==> flow/design.v <==
module	DFF(
	clk,
	rstn,
	D,
	Q
);
parameter	datawidth=14;
input	wire	clk;
input	wire	rstn;
input	wire[datawidth-1:0]	D;
output	reg[datawidth-1:0]	Q;
always@(posedge clk or negedge rstn)
begin
	if(~rstn)	Q<='d0;
	else	Q<=D;
end
endmodule
module posedge_detection (
   input  clk,
   input  rstn,
   input  in,
   output out
);
reg r_data_in0;
reg r_data_in1;
assign out = ~r_data_in0 & r_data_in1;
always@(posedge clk or negedge rstn)
begin
	if (!rstn)
	begin
		r_data_in0 <= 0;
		r_data_in1 <= 0;
	end
	else
	begin
		r_data_in0 <= r_data_in1;
		r_data_in1 <= in;
	end
end
endmodule
module shift_9 #(parameter data_width = 14)(
    input [data_width-1:0] din,
	input rstn,clk,
	output wire [data_width-1:0] dout
	);
	reg [data_width-1:0] t0,t1,t2,t3,t4,t5,t6;
	reg [data_width-1:0] t7,t8;
	always@(posedge clk or negedge rstn)
	begin
	  if(~rstn) begin
	    t0 <= 0; t1 <= 0; t2 <= 0; t3 <= 0; t4 <= 0;
	    t5 <= 0; t6 <= 0; t7 <= 0; t8 <= 0;end
	  else begin
	    t0 <= din;
	    t1 <= t0; t2 <= t1; t3 <= t2; t4 <= t3;
	    t5 <= t4; t6 <= t5; t7 <= t6; t8 <= t7;
	  end
	end
	assign dout = t8;
endmodule
module mod_add(
	in1,
	in2,
	_p,
	out
);
input	wire	[14-1:0]	in1;
input	wire	[14-1:0]	in2;
input	wire	[14-1:0]	_p;
output	wire	[14-1:0]	out;
wire	[14:0]	s1;
assign 	s1={1'b0,in1}+{1'b0,in2};
wire	[14:0]	s2;
assign	s2=s1+{1'b0,_p};
assign	out=s2[14]?s2[0+:14]:s1[0+:14];
endmodule
module mod_sub(
	in1,
	in2,
	p,
	out
);
input	wire	[14-1:0]	in1;
input	wire	[14-1:0]	in2;
input	wire	[14-1:0]	p;
output	wire	[14-1:0]	out;
wire	[14:0]	s1;
assign	s1={1'b0,in1}-{1'b0,in2};
wire	[14:0]	s2;
assign	s2={1'b0,p}+s1;
assign	out=s1[14]?s2[0+:14]:s1[0+:14];
endmodule
module old_km(
	input	clk,
	input	rstn,
	input	[14-1:0]in1,
	input	[14-1:0]in2,
	output	[14-1:0]out_L,
	output	[14-1:0]out_H
);
wire	[14/2-1:0]	in1_H;
wire	[14/2-1:0]	in1_L;
assign	in1_H = in1[14/2+:14/2];
assign	in1_L = in1[0+:14/2];
wire	[14/2-1:0]	in2_H;
wire	[14/2-1:0]	in2_L;
assign	in2_H = in2[14/2+:14/2];
assign	in2_L = in2[0+:14/2];
wire	[14-1:0]	p0_D;	 
wire	[14-1:0]	p1_D;	 
wire	[14-1:0]	p0_Q;	 
wire	[14-1:0]	p1_Q;	 
assign	p0_D=in1_L*in2_L;
assign	p1_D=in1_H*in2_H;
DFF #(.datawidth(14)) dff_p0(.clk(clk), .rstn(rstn), .D(p0_D), .Q(p0_Q));
DFF #(.datawidth(14)) dff_p1(.clk(clk), .rstn(rstn), .D(p1_D), .Q(p1_Q));
wire	[2*14-1:0]	p01_D;	 
wire	[2*14-1:0]	p01_Q;	 
assign	p01_D=(in1_L+in1_H)*(in2_L+in2_H);
DFF #(.datawidth(2*14)) dff_p01(.clk(clk), .rstn(rstn), .D(p01_D), .Q(p01_Q));
wire	[2*14-1:0]	s1_D;	 
wire	[2*14-1:0]	s2_D;	 
wire	[2*14-1:0]	s1_Q;	 
wire	[2*14-1:0]	s2_Q;	 
wire	[2*14-1:0]	out;
assign	s1_D={p1_Q,p0_Q};
assign	s2_D=(p01_Q+(~p1_Q+1'b1)+(~p0_Q+1'b1))<<(14/2);
DFF #(.datawidth(2*14)) dff_s1(.clk(clk), .rstn(rstn), .D(s1_D), .Q(s1_Q));
DFF #(.datawidth(2*14)) dff_s2(.clk(clk), .rstn(rstn), .D(s2_D), .Q(s2_Q));
assign	out=s1_Q+s2_Q;
assign	out_L=out[0+:14];
assign	out_H=out[14+:14];
endmodule
module km_mm(
	input	clk,
	input	rstn,
	input	[14-1:0]in1,
	input	[14-1:0]in2,
	input	[14-1:0]mu,
	input	[14-1:0]p,
	input	[14-1:0]_p,
	output	[14-1:0]out
);
wire	[14-1:0]	mu_Q;
wire	[14-1:0]	mu_QQ;
DFF #(.datawidth(14)) dff_mu1(.clk(clk), .rstn(rstn), .D(mu), .Q(mu_Q));
DFF #(.datawidth(14)) dff_mu2(.clk(clk), .rstn(rstn), .D(mu_Q), .Q(mu_QQ));
wire	[14-1:0]	p_Q;
wire	[14-1:0]	p_QQ;
wire	[14-1:0]	p_QQQ;
wire	[14-1:0]	p_QQQQ;
DFF #(.datawidth(14)) dff_p1(.clk(clk), .rstn(rstn), .D(p), .Q(p_Q));
DFF #(.datawidth(14)) dff_p2(.clk(clk), .rstn(rstn), .D(p_Q), .Q(p_QQ));
DFF #(.datawidth(14)) dff_p3(.clk(clk), .rstn(rstn), .D(p_QQ), .Q(p_QQQ));
DFF #(.datawidth(14)) dff_p4(.clk(clk), .rstn(rstn), .D(p_QQQ), .Q(p_QQQQ));
wire	[14-1:0]	_p_Q;
wire	[14-1:0]	_p_QQ;
wire	[14-1:0]	_p_QQQ;
wire	[14-1:0]	_p_QQQQ;
wire	[14-1:0]	_p_QQQQQ;
wire	[14-1:0]	_p_QQQQQQ;
DFF #(.datawidth(14)) dff__p1(.clk(clk), .rstn(rstn), .D(_p), .Q(_p_Q));
DFF #(.datawidth(14)) dff__p2(.clk(clk), .rstn(rstn), .D(_p_Q), .Q(_p_QQ));
DFF #(.datawidth(14)) dff__p3(.clk(clk), .rstn(rstn), .D(_p_QQ), .Q(_p_QQQ));
DFF #(.datawidth(14)) dff__p4(.clk(clk), .rstn(rstn), .D(_p_QQQ), .Q(_p_QQQQ));
DFF #(.datawidth(14)) dff__p5(.clk(clk), .rstn(rstn), .D(_p_QQQQ), .Q(_p_QQQQQ));
DFF #(.datawidth(14)) dff__p6(.clk(clk), .rstn(rstn), .D(_p_QQQQQ), .Q(_p_QQQQQQ));
wire	[14-1:0]	T_L;
wire	[14-1:0]	T_H_D;
wire	[14-1:0]	T_H_Q;
wire	[14-1:0]	T_H_QQ;
wire	[14-1:0]	T_H_QQQ;
wire	[14-1:0]	T_H_QQQQ;
DFF #(.datawidth(14)) dff_T_H1(.clk(clk), .rstn(rstn), .D(T_H_D), .Q(T_H_Q));
DFF #(.datawidth(14)) dff_T_H2(.clk(clk), .rstn(rstn), .D(T_H_Q), .Q(T_H_QQ));
DFF #(.datawidth(14)) dff_T_H3(.clk(clk), .rstn(rstn), .D(T_H_QQ), .Q(T_H_QQQ));
DFF #(.datawidth(14)) dff_T_H4(.clk(clk), .rstn(rstn), .D(T_H_QQQ), .Q(T_H_QQQQ));
wire	[14-1:0]	c;
wire	[14-1:0]	tmp;
wire	carry_D;
wire	carry_Q;
wire	carry_QQ;
wire	carry_QQQ;
wire	carry_QQQQ;
assign	carry_D=(|T_L);
DFF #(.datawidth(14)) dff_carry1(.clk(clk), .rstn(rstn), .D(carry_D), .Q(carry_Q));
DFF #(.datawidth(14)) dff_carry2(.clk(clk), .rstn(rstn), .D(carry_Q), .Q(carry_QQ));
DFF #(.datawidth(14)) dff_carry3(.clk(clk), .rstn(rstn), .D(carry_QQ), .Q(carry_QQQ));DFF #(.datawidth(14)) dff_carry4(.clk(clk), .rstn(rstn), .D(carry_QQQ), .Q(carry_QQQQ));
old_km old_km1(
	.clk(clk),
	.rstn(rstn),
	.in1(in1),
	.in2(in2),
	.out_L(T_L),
	.out_H(T_H_D)
);
old_km old_km2(
	.clk(clk),
	.rstn(rstn),
	.in1(T_L),
	.in2(mu_QQ),
	.out_L(c),
	.out_H()
);
old_km old_km3(
	.clk(clk),
	.rstn(rstn),
	.in1(c),
	.in2(p_QQQQ),
	.out_L(),
	.out_H(tmp)
);
mod_add ma(
	.in1(T_H_QQQQ+carry_QQQQ),
	.in2(tmp),
	._p(_p_QQQQQQ),
	.out(out)
);
endmodule
module bfu_v1(	
    input	clk,
	input	rstn,
	input	[14-1:0]in1,
	input	[14-1:0]in2,
	input	[14-1:0]gamma,	 
	input	op,
	input	[14-1:0]p,
	input	[14-1:0]_p,
	input	[14-1:0]mu,		 
	output	[14-1:0]out1,
	output	[14-1:0]out2
);
wire    [14-1:0]mux_mm1_in1_D;
wire    [14-1:0]mux_mm1_in1_Q;
wire    [14-1:0]mm1_out_D;
wire    [14-1:0]mm1_out_Q;
wire    [14-1:0]ms1_out;
assign  mux_mm1_in1_D = op?ms1_out:in2;
DFF #(.datawidth(14)) dff_muxmm1in1_1(.clk(clk), .rstn(rstn), .D(mux_mm1_in1_D), .Q(mux_mm1_in1_Q));
wire    [14-1:0]gamma_Q;
DFF #(.datawidth(14)) dff_gamma_1(.clk(clk), .rstn(rstn), .D(gamma), .Q(gamma_Q));
km_mm	mm1(.clk(clk), .rstn(rstn), .in1(mux_mm1_in1_Q), .in2(gamma_Q), .mu(mu), .p(p), ._p(_p), .out(mm1_out_D));
DFF #(.datawidth(14)) dff_mm1out_1(.clk(clk), .rstn(rstn), .D(mm1_out_D), .Q(mm1_out_Q));
wire    [14-1:0]in1_Q;
wire    [14-1:0]in1_QQ;
wire    [14-1:0]in1_QQQ;
wire    [14-1:0]in1_QQQQ;
wire    [14-1:0]in1_QQQQQ;
wire    [14-1:0]in1_QQQQQQ;
wire    [14-1:0]in1_QQQQQQQ;
wire    [14-1:0]in1_QQQQQQQQ;
DFF #(.datawidth(14)) dff_in1_1(.clk(clk), .rstn(rstn), .D(in1),            .Q(in1_Q));
DFF #(.datawidth(14)) dff_in1_2(.clk(clk), .rstn(rstn), .D(in1_Q),          .Q(in1_QQ));
DFF #(.datawidth(14)) dff_in1_3(.clk(clk), .rstn(rstn), .D(in1_QQ),         .Q(in1_QQQ));
DFF #(.datawidth(14)) dff_in1_4(.clk(clk), .rstn(rstn), .D(in1_QQQ),        .Q(in1_QQQQ));
DFF #(.datawidth(14)) dff_in1_5(.clk(clk), .rstn(rstn), .D(in1_QQQQ),       .Q(in1_QQQQQ));
DFF #(.datawidth(14)) dff_in1_6(.clk(clk), .rstn(rstn), .D(in1_QQQQQ),      .Q(in1_QQQQQQ));
DFF #(.datawidth(14)) dff_in1_7(.clk(clk), .rstn(rstn), .D(in1_QQQQQQ),     .Q(in1_QQQQQQQ));
DFF #(.datawidth(14)) dff_in1_8(.clk(clk), .rstn(rstn), .D(in1_QQQQQQQ),    .Q(in1_QQQQQQQQ));
wire    [14-1:0]in2_Q;
wire    [14-1:0]in2_QQ;
wire    [14-1:0]in2_QQQ;
wire    [14-1:0]in2_QQQQ;
wire    [14-1:0]in2_QQQQQ;
wire    [14-1:0]in2_QQQQQQ;
wire    [14-1:0]in2_QQQQQQQ;
wire    [14-1:0]in2_QQQQQQQQ;
DFF #(.datawidth(14)) dff_in2_1(.clk(clk), .rstn(rstn), .D(in2),            .Q(in2_Q));
DFF #(.datawidth(14)) dff_in2_2(.clk(clk), .rstn(rstn), .D(in2_Q),          .Q(in2_QQ));
DFF #(.datawidth(14)) dff_in2_3(.clk(clk), .rstn(rstn), .D(in2_QQ),         .Q(in2_QQQ));
DFF #(.datawidth(14)) dff_in2_4(.clk(clk), .rstn(rstn), .D(in2_QQQ),        .Q(in2_QQQQ));
DFF #(.datawidth(14)) dff_in2_5(.clk(clk), .rstn(rstn), .D(in2_QQQQ),       .Q(in2_QQQQQ));
DFF #(.datawidth(14)) dff_in2_6(.clk(clk), .rstn(rstn), .D(in2_QQQQQ),      .Q(in2_QQQQQQ));
DFF #(.datawidth(14)) dff_in2_7(.clk(clk), .rstn(rstn), .D(in2_QQQQQQ),     .Q(in2_QQQQQQQ));
DFF #(.datawidth(14)) dff_in2_8(.clk(clk), .rstn(rstn), .D(in2_QQQQQQQ),    .Q(in2_QQQQQQQQ));
wire    [14-1:0]mux_ma1_in2;
wire    [14-1:0]ma1_out;
assign  mux_ma1_in2 = op?in2_QQQQQQQQ:mm1_out_Q;
mod_add ma1(.in1(in1_QQQQQQQQ), .in2(mux_ma1_in2), ._p(_p), .out(ma1_out));
wire    [14-1:0]mux_ms1_in1;
wire    [14-1:0]mux_ms1_in2;
assign  mux_ms1_in1 = op?in2:in1_QQQQQQQQ;
assign  mux_ms1_in2 = op?in1:mm1_out_Q;
mod_sub ms1(.in1(mux_ms1_in1), .in2(mux_ms1_in2), .p(p), .out(ms1_out));
assign  out1 = ma1_out;
assign  out2 = op?mm1_out_Q:ms1_out;
endmodule
module ntt_bfu
(
    input                   clk,
    input                   rstn,
    input  [14-1:0] in1,
    input  [14-1:0] in2,
    input  [14-1:0] gamma,
    input                   op,
    output [14-1:0] out1,
    output [14-1:0] out2
);
bfu_v1 bfu1(.clk(clk), .rstn(rstn), .in1(in1), .in2(in2),
            .gamma(gamma), .op(op), .p('d12289), ._p('d1073729535), .mu('d922759167),
            .out1(out1), .out2(out2));
endmodule
* Step by step through the tools: ntt_bfu
The steps from the RTL of ntt_bfu to its reports follow in flow order. Lines are those of the file above, counted from 1. Cell names lack the library's common part. The mark - stands for no value.
Inputs: design top ntt_bfu, clock clk, library sky130hd, library corner tt_025C_1v80

* Word level
Counts by Yosys on the flattened word-level netlist (proc, flatten, opt, wreduce; memories kept). Register bits leave out memories and registers merged into their read ports (data or address); mux counts leave out enables and synchronous resets folded into registers. Print and check cells are left out.
Bit counts: memories 0, output and inout bits 28, cells after elaboration 106, bits in latches 0, register bits after elaboration 567, word width x clocked read ports 0, bits in read-only memories 0, bits in writable memories 0, input bits 45
Operators by class: order comparisons 0, add/subtract/negate cells 28, reduce/logical cells 1, multiplexer cells 8, bitwise logic cells 6, equal/unequal tests 0, div/mod/pow operators 0, shifts and indexed selects 0, multipliers 9
Operators with widths (count):
- multiplier 7 x 7 -> 14 bit | 3
- multiplier 8 x 8 -> 16 bit | 2
- two-way mux 14 bit | 8
- adder 21 x 1 -> 21 bit (second input constant) | 4
- adder 21 bit | 4
- multiplier 8 x 8 -> 7 bit | 1
- NOT 14 -> 21 bit | 3
- adder 28 bit | 2
- multiplier 7 x 7 -> 7 bit | 1
- adder 7 x 7 -> 8 bit | 5
- adder 14 x 14 -> 15 bit | 2
- NOT 8 -> 21 bit | 1
- multiplier 7 x 2 -> 9 bit | 1
- subtractor 14 x 14 -> 15 bit | 1
- adder 15 x 12 -> 15 bit | 1
- adder 15 x 12 -> 15 bit (second input constant) | 1
- adder 14 x 1 -> 14 bit | 1
- adder 14 bit | 1
- adder 14 bit (first input constant) | 1
- OR reduction 14 bit | 1
- adder 7 x 1 -> 7 bit (second input constant) | 2
- adder 7 bit | 2
- NOT 7 bit | 2
- adder 1 x 7 -> 8 bit | 1
- multiplier 7 x 1 -> 8 bit | 1

* Logic depth
Depth = most cells in a row (Yosys ltp): at word level without a register or memory, in the mapped netlist without a sequential cell, where the memories' decode and read muxes count.
Depth: depth after elaboration 5, ABC_AREA 0, mapped depth 27, depth with buffers taken out 27

* Synthesis result
Source: synth_stat.txt of the flow (Yosys; design flattened, memories mapped). It holds for the ABC_AREA given above (unset counts as 0); a run with the other value may have another netlist.
Synthesis totals: cell count 2681, sequential area 13212.7 µm², chip area (Yosys) 30344.1 µm², buffers 25, mapped flip-flops 528
Cells by type:
- dfrtp_1 | count 528, area in all 1.32E+04 µm²
- ha_1 | count 381, area in all 4.77E+03 µm²
- fa_1 | count 148, area in all 2.96E+03 µm²
- xnor2_1 | count 163, area in all 1.43E+03 µm²
- inv_1 | count 349, area in all 1.31E+03 µm²
- a21oi_1 | count 133, area in all 665.638 µm²
- nor2_1 | count 172, area in all 645.619 µm²
- xor2_1 | count 65, area in all 569.296 µm²
- nand2_1 | count 141, area in all 529.258 µm²
- and2_1 | count 72, area in all 450.432 µm²
- mux2_2 | count 33, area in all 371.606 µm²
- a21o_1 | count 48, area in all 360.346 µm²
- o21bai_1 | count 42, area in all 315.302 µm²
- o21ai_0 | count 58, area in all 290.278 µm²
- mux2i_1 | count 24, area in all 240.23 µm²
- o21a_1 | count 27, area in all 202.694 µm²
- nor3_1 | count 40, area in all 200.192 µm²
- nor2b_1 | count 21, area in all 131.376 µm²
Other cell types: 48; their cells: 236. By module: a second synthesis without flattening, with its own total; a netlist apart from the flattened one above.
Unflattened totals: cell total of the unflattened synthesis 4624, area total of the unflattened synthesis 52386.5 µm²
Rows give one instance, submodules left out.
Modules:
- old_km | sequential area 0.0 µm², area 8119.0 µm², instances 3, cells 1017
- DFF #(datawidth=14) | sequential area 350.3 µm², area 350.3 µm², instances 45, cells 14
- DFF #(datawidth=28) | sequential area 700.7 µm², area 700.7 µm², instances 9, cells 28
- mod_add | sequential area 0.0 µm², area 1506.4 µm², instances 2, cells 186
- mod_sub | sequential area 0.0 µm², area 1443.9 µm², instances 1, cells 195
- bfu_v1 | sequential area 0.0 µm², area 1202.4 µm², instances 1, cells 78
- km_mm | sequential area 0.0 µm², area 291.5 µm², instances 1, cells 44
- ntt_bfu | sequential area 0.0 µm², area 7.5 µm², instances 1, cells 2

* Path before layout
Source: OpenSTA report_checks on the synthesized netlist (no wires, ideal clock, input and output delay 20% of the period each), path of least setup slack; recovery checks are left aside. Register names are those of the netlist, which keeps one name where synthesis merged equal registers.
Path post-synthesis: path type input port to output port, start point in op, end point out out1[10], required time 5.200 ns, driving pins on the path 15, data arrival time 4.969 ns, external output delay 1.300 ns, path buffers 2, input delay 1.300 ns, clock period 6.5 ns, setup slack 0.231 ns, delay of the path 3.669 ns, time at the first pin 1.300 ns, synthesis period reached 6.269 ns
"delay of the path" is the arrival time less input delay plus setup time. At an output port there is no setup time. "driving pins on the path": output pins that drive a net of the path, with the launching flip-flop's if there is one; two outputs of one cell count as two. "synthesis period reached" = period - worst setup slack (recovery checks aside). The figure is calculated, with input and output delays left at 20% of the set period. Between the ends stands the longest chain of elaborated cells between them, by number of cells; it is not shown to be the way that was timed. Of several equally long chains one is given. A line is the first line of the expression or statement that the cell stems from. Yosys adds cells for indexed reads and writes and turns some case tables into memories.
Between the ends, post-synthesis: path through clkbuf_1 clkbuf_1 nand2b_1 nand2_1 ha_1 fa_1 a211oi_1 o21ai_1 a221o_1 a21o_1 xor2_1 o311ai_2 xor2_2 or4_1 xor2_1, length of the longest elaborated chain 4, elaborated cells on any way between the ends 4, RTL lines with such cells 4, those cells by class add/sub (2); mux (2)
RTL lines, path post-synthesis:
- start: declaration | RTL line 295 | input                   op,
- two-way mux 14 bit | RTL line 278 | assign  mux_ma1_in2 = op?in2_QQQQQQQQ:mm1_out_Q;
- adder 14 x 14 -> 15 bit | RTL line 72 | assign s1={1'b0,in1}+{1'b0,in2};
- adder 15 x 12 -> 15 bit | RTL line 74 | assign s2=s1+{1'b0,_p};
- two-way mux 14 bit | RTL line 75 | assign out=s2[14]?s2[0+:14]:s1[0+:14];
- end: declaration | RTL line 296 | output [14-1:0] out1,

* Path in the finished layout
From the final timing report of run 1: the path of least setup slack in the routed layout; clock arrival at registers is part of the times.
Path after layout: path type input port to output port, start point in in2[2], end point out out2[7], input delay 1.30 ns, required time 5.20 ns, external output delay 1.30 ns, driving pins on the path 15, data arrival time 5.04 ns, path buffers 4, clock period 6.5 ns, time at the first pin 1.30 ns, setup slack 0.16 ns
Between the ends stands the longest chain of elaborated cells between them, by number of cells; it is not shown to be the way that was timed. Of several equally long chains one is given.
Between the ends, after layout: path through clkdlybuf4s50_1 mux2_2 ha_1 buf_4 a21o_1 nand4_1 buf_4 and4_1 o31a_1 o21a_2 o21a_1 o2111ai_1 xor2_1 mux2_2 clkdlybuf4s50_1, length of the longest elaborated chain 5, elaborated cells on any way between the ends 5, RTL lines with such cells 5, those cells by class add/sub (2); mux (3)
RTL lines, path after layout:
- start: declaration | RTL line 293 | input  [14-1:0] in2,
- two-way mux 14 bit | RTL line 282 | assign  mux_ms1_in1 = op?in2:in1_QQQQQQQQ;
- subtractor 14 x 14 -> 15 bit | RTL line 88 | assign s1={1'b0,in1}-{1'b0,in2};
- adder 14 bit | RTL line 90 | assign s2={1'b0,p}+s1;
- two-way mux 14 bit | RTL line 91 | assign out=s1[14]?s2[0+:14]:s1[0+:14];
- two-way mux 14 bit | RTL line 286 | assign  out2 = op?mm1_out_Q:ms1_out;
- end: declaration | RTL line 297 | output [14-1:0] out2

--- measured runs ---
Stored flow runs of ntt_bfu (3 of them; Yosys, OpenROAD, sky130hd). They differ in their settings and are not a sequence. Constraints: input delay and output delay 20% of the set period each, output load 0.01 pF.
"time of the worst setup path": the worst setup path's part of the clock period (all of it between registers, 20% less for each end at a port) less its slack. A launch clock that arrives late makes it longer, a capture clock that arrives late makes it shorter.

[run 1] flow files
==> flow/run.sh <==
#!/bin/bash
# the make line also repeats the synthesis and layout settings of config.mk as NAME=value (left out here)
make -C /OpenROAD-flow-scripts/flow DESIGN_CONFIG=/design/flow/config.mk WORK_HOME=/design/flow/orfs CLKGATE_MAP_FILE= finish
==> flow/config.mk <==
export PLATFORM = sky130hd
export DESIGN_NAME = ntt_bfu
export DESIGN_NICKNAME = ntt_bfu
export VERILOG_FILES = /design/flow/design.v
export SDC_FILE = /design/flow/constraint.sdc
export NUM_CORES = 4
export LEC_CHECK = 0
export CAP_MARGIN = 20
export CORE_MARGIN = 2
export CORE_UTILIZATION = 40
export PLACE_DENSITY = 0.6
export SLEW_MARGIN = 20
==> flow/constraint.sdc <==
create_clock -name core_clock -period 6.5 [get_ports {clk}]
set_input_delay 1.3000 -clock core_clock [delete_from_list [all_inputs] [get_ports {clk}]]
set_output_delay 1.3000 -clock core_clock [all_outputs]
set_load 0.01 [all_outputs]

[run 1] result: standard-cell area after routing 35193.8 µm²; final design utilization 47.0%; chip area after synthesis (Yosys) 30344.1 µm²; worst slack on setup checks 0.155 ns; time of the worst setup path 3.74 ns; worst setup path type input port to output port; area of the die 78078.3 µm²; total negative setup slack 0.000 ns

[run 2] flow files
==> flow/run.sh <==
#!/bin/bash
# the make line also repeats the synthesis and layout settings of config.mk as NAME=value (left out here)
make -C /OpenROAD-flow-scripts/flow DESIGN_CONFIG=/design/flow/config.mk WORK_HOME=/design/flow/orfs CLKGATE_MAP_FILE= finish
==> flow/config.mk <==
export PLATFORM = sky130hd
export DESIGN_NAME = ntt_bfu
export DESIGN_NICKNAME = ntt_bfu
export VERILOG_FILES = /design/flow/design.v
export SDC_FILE = /design/flow/constraint.sdc
export NUM_CORES = 4
export LEC_CHECK = 0
export ABC_AREA = 1
export CAP_MARGIN = 20
export CELL_PAD_IN_SITES_DETAIL_PLACEMENT = 1
export CORE_MARGIN = 10
export CORE_UTILIZATION = 60
export GPL_TIMING_DRIVEN = 1
export MAX_ROUTING_LAYER = met5
export PLACE_DENSITY_LB_ADDON = 0.12
export SLEW_MARGIN = 40
==> flow/constraint.sdc <==
create_clock -name core_clock -period 3.68 [get_ports {clk}]
set_input_delay 0.7360 -clock core_clock [delete_from_list [all_inputs] [get_ports {clk}]]
set_output_delay 0.7360 -clock core_clock [all_outputs]
set_load 0.01 [all_outputs]

[run 2] result: did not finish, placement stopped with DPL-0033

[run 3] flow files
==> flow/run.sh <==
#!/bin/bash
# the make line also repeats the synthesis and layout settings of config.mk as NAME=value (left out here)
make -C /OpenROAD-flow-scripts/flow DESIGN_CONFIG=/design/flow/config.mk WORK_HOME=/design/flow/orfs CLKGATE_MAP_FILE= finish
==> flow/config.mk <==
export PLATFORM = sky130hd
export DESIGN_NAME = ntt_bfu
export DESIGN_NICKNAME = ntt_bfu
export VERILOG_FILES = /design/flow/design.v
export SDC_FILE = /design/flow/constraint.sdc
export NUM_CORES = 4
export LEC_CHECK = 0
export CAP_MARGIN = 20
export CORE_MARGIN = 2
export CORE_UTILIZATION = 40
export PLACE_DENSITY = 0.6
export SLEW_MARGIN = 20
==> flow/constraint.sdc <==
create_clock -name core_clock -period 5.92 [get_ports {clk}]
set_input_delay 1.1840 -clock core_clock [delete_from_list [all_inputs] [get_ports {clk}]]
set_output_delay 1.1840 -clock core_clock [all_outputs]
set_load 0.01 [all_outputs]

[run 3] result: standard-cell area after routing 35895.7 µm²; final design utilization 48.0%; chip area after synthesis (Yosys) 30344.1 µm²; worst slack on setup checks 0.065 ns; time of the worst setup path 3.49 ns; worst setup path type input port to output port; area of the die 78078.3 µm²; total negative setup slack 0.000 ns
--- end ---
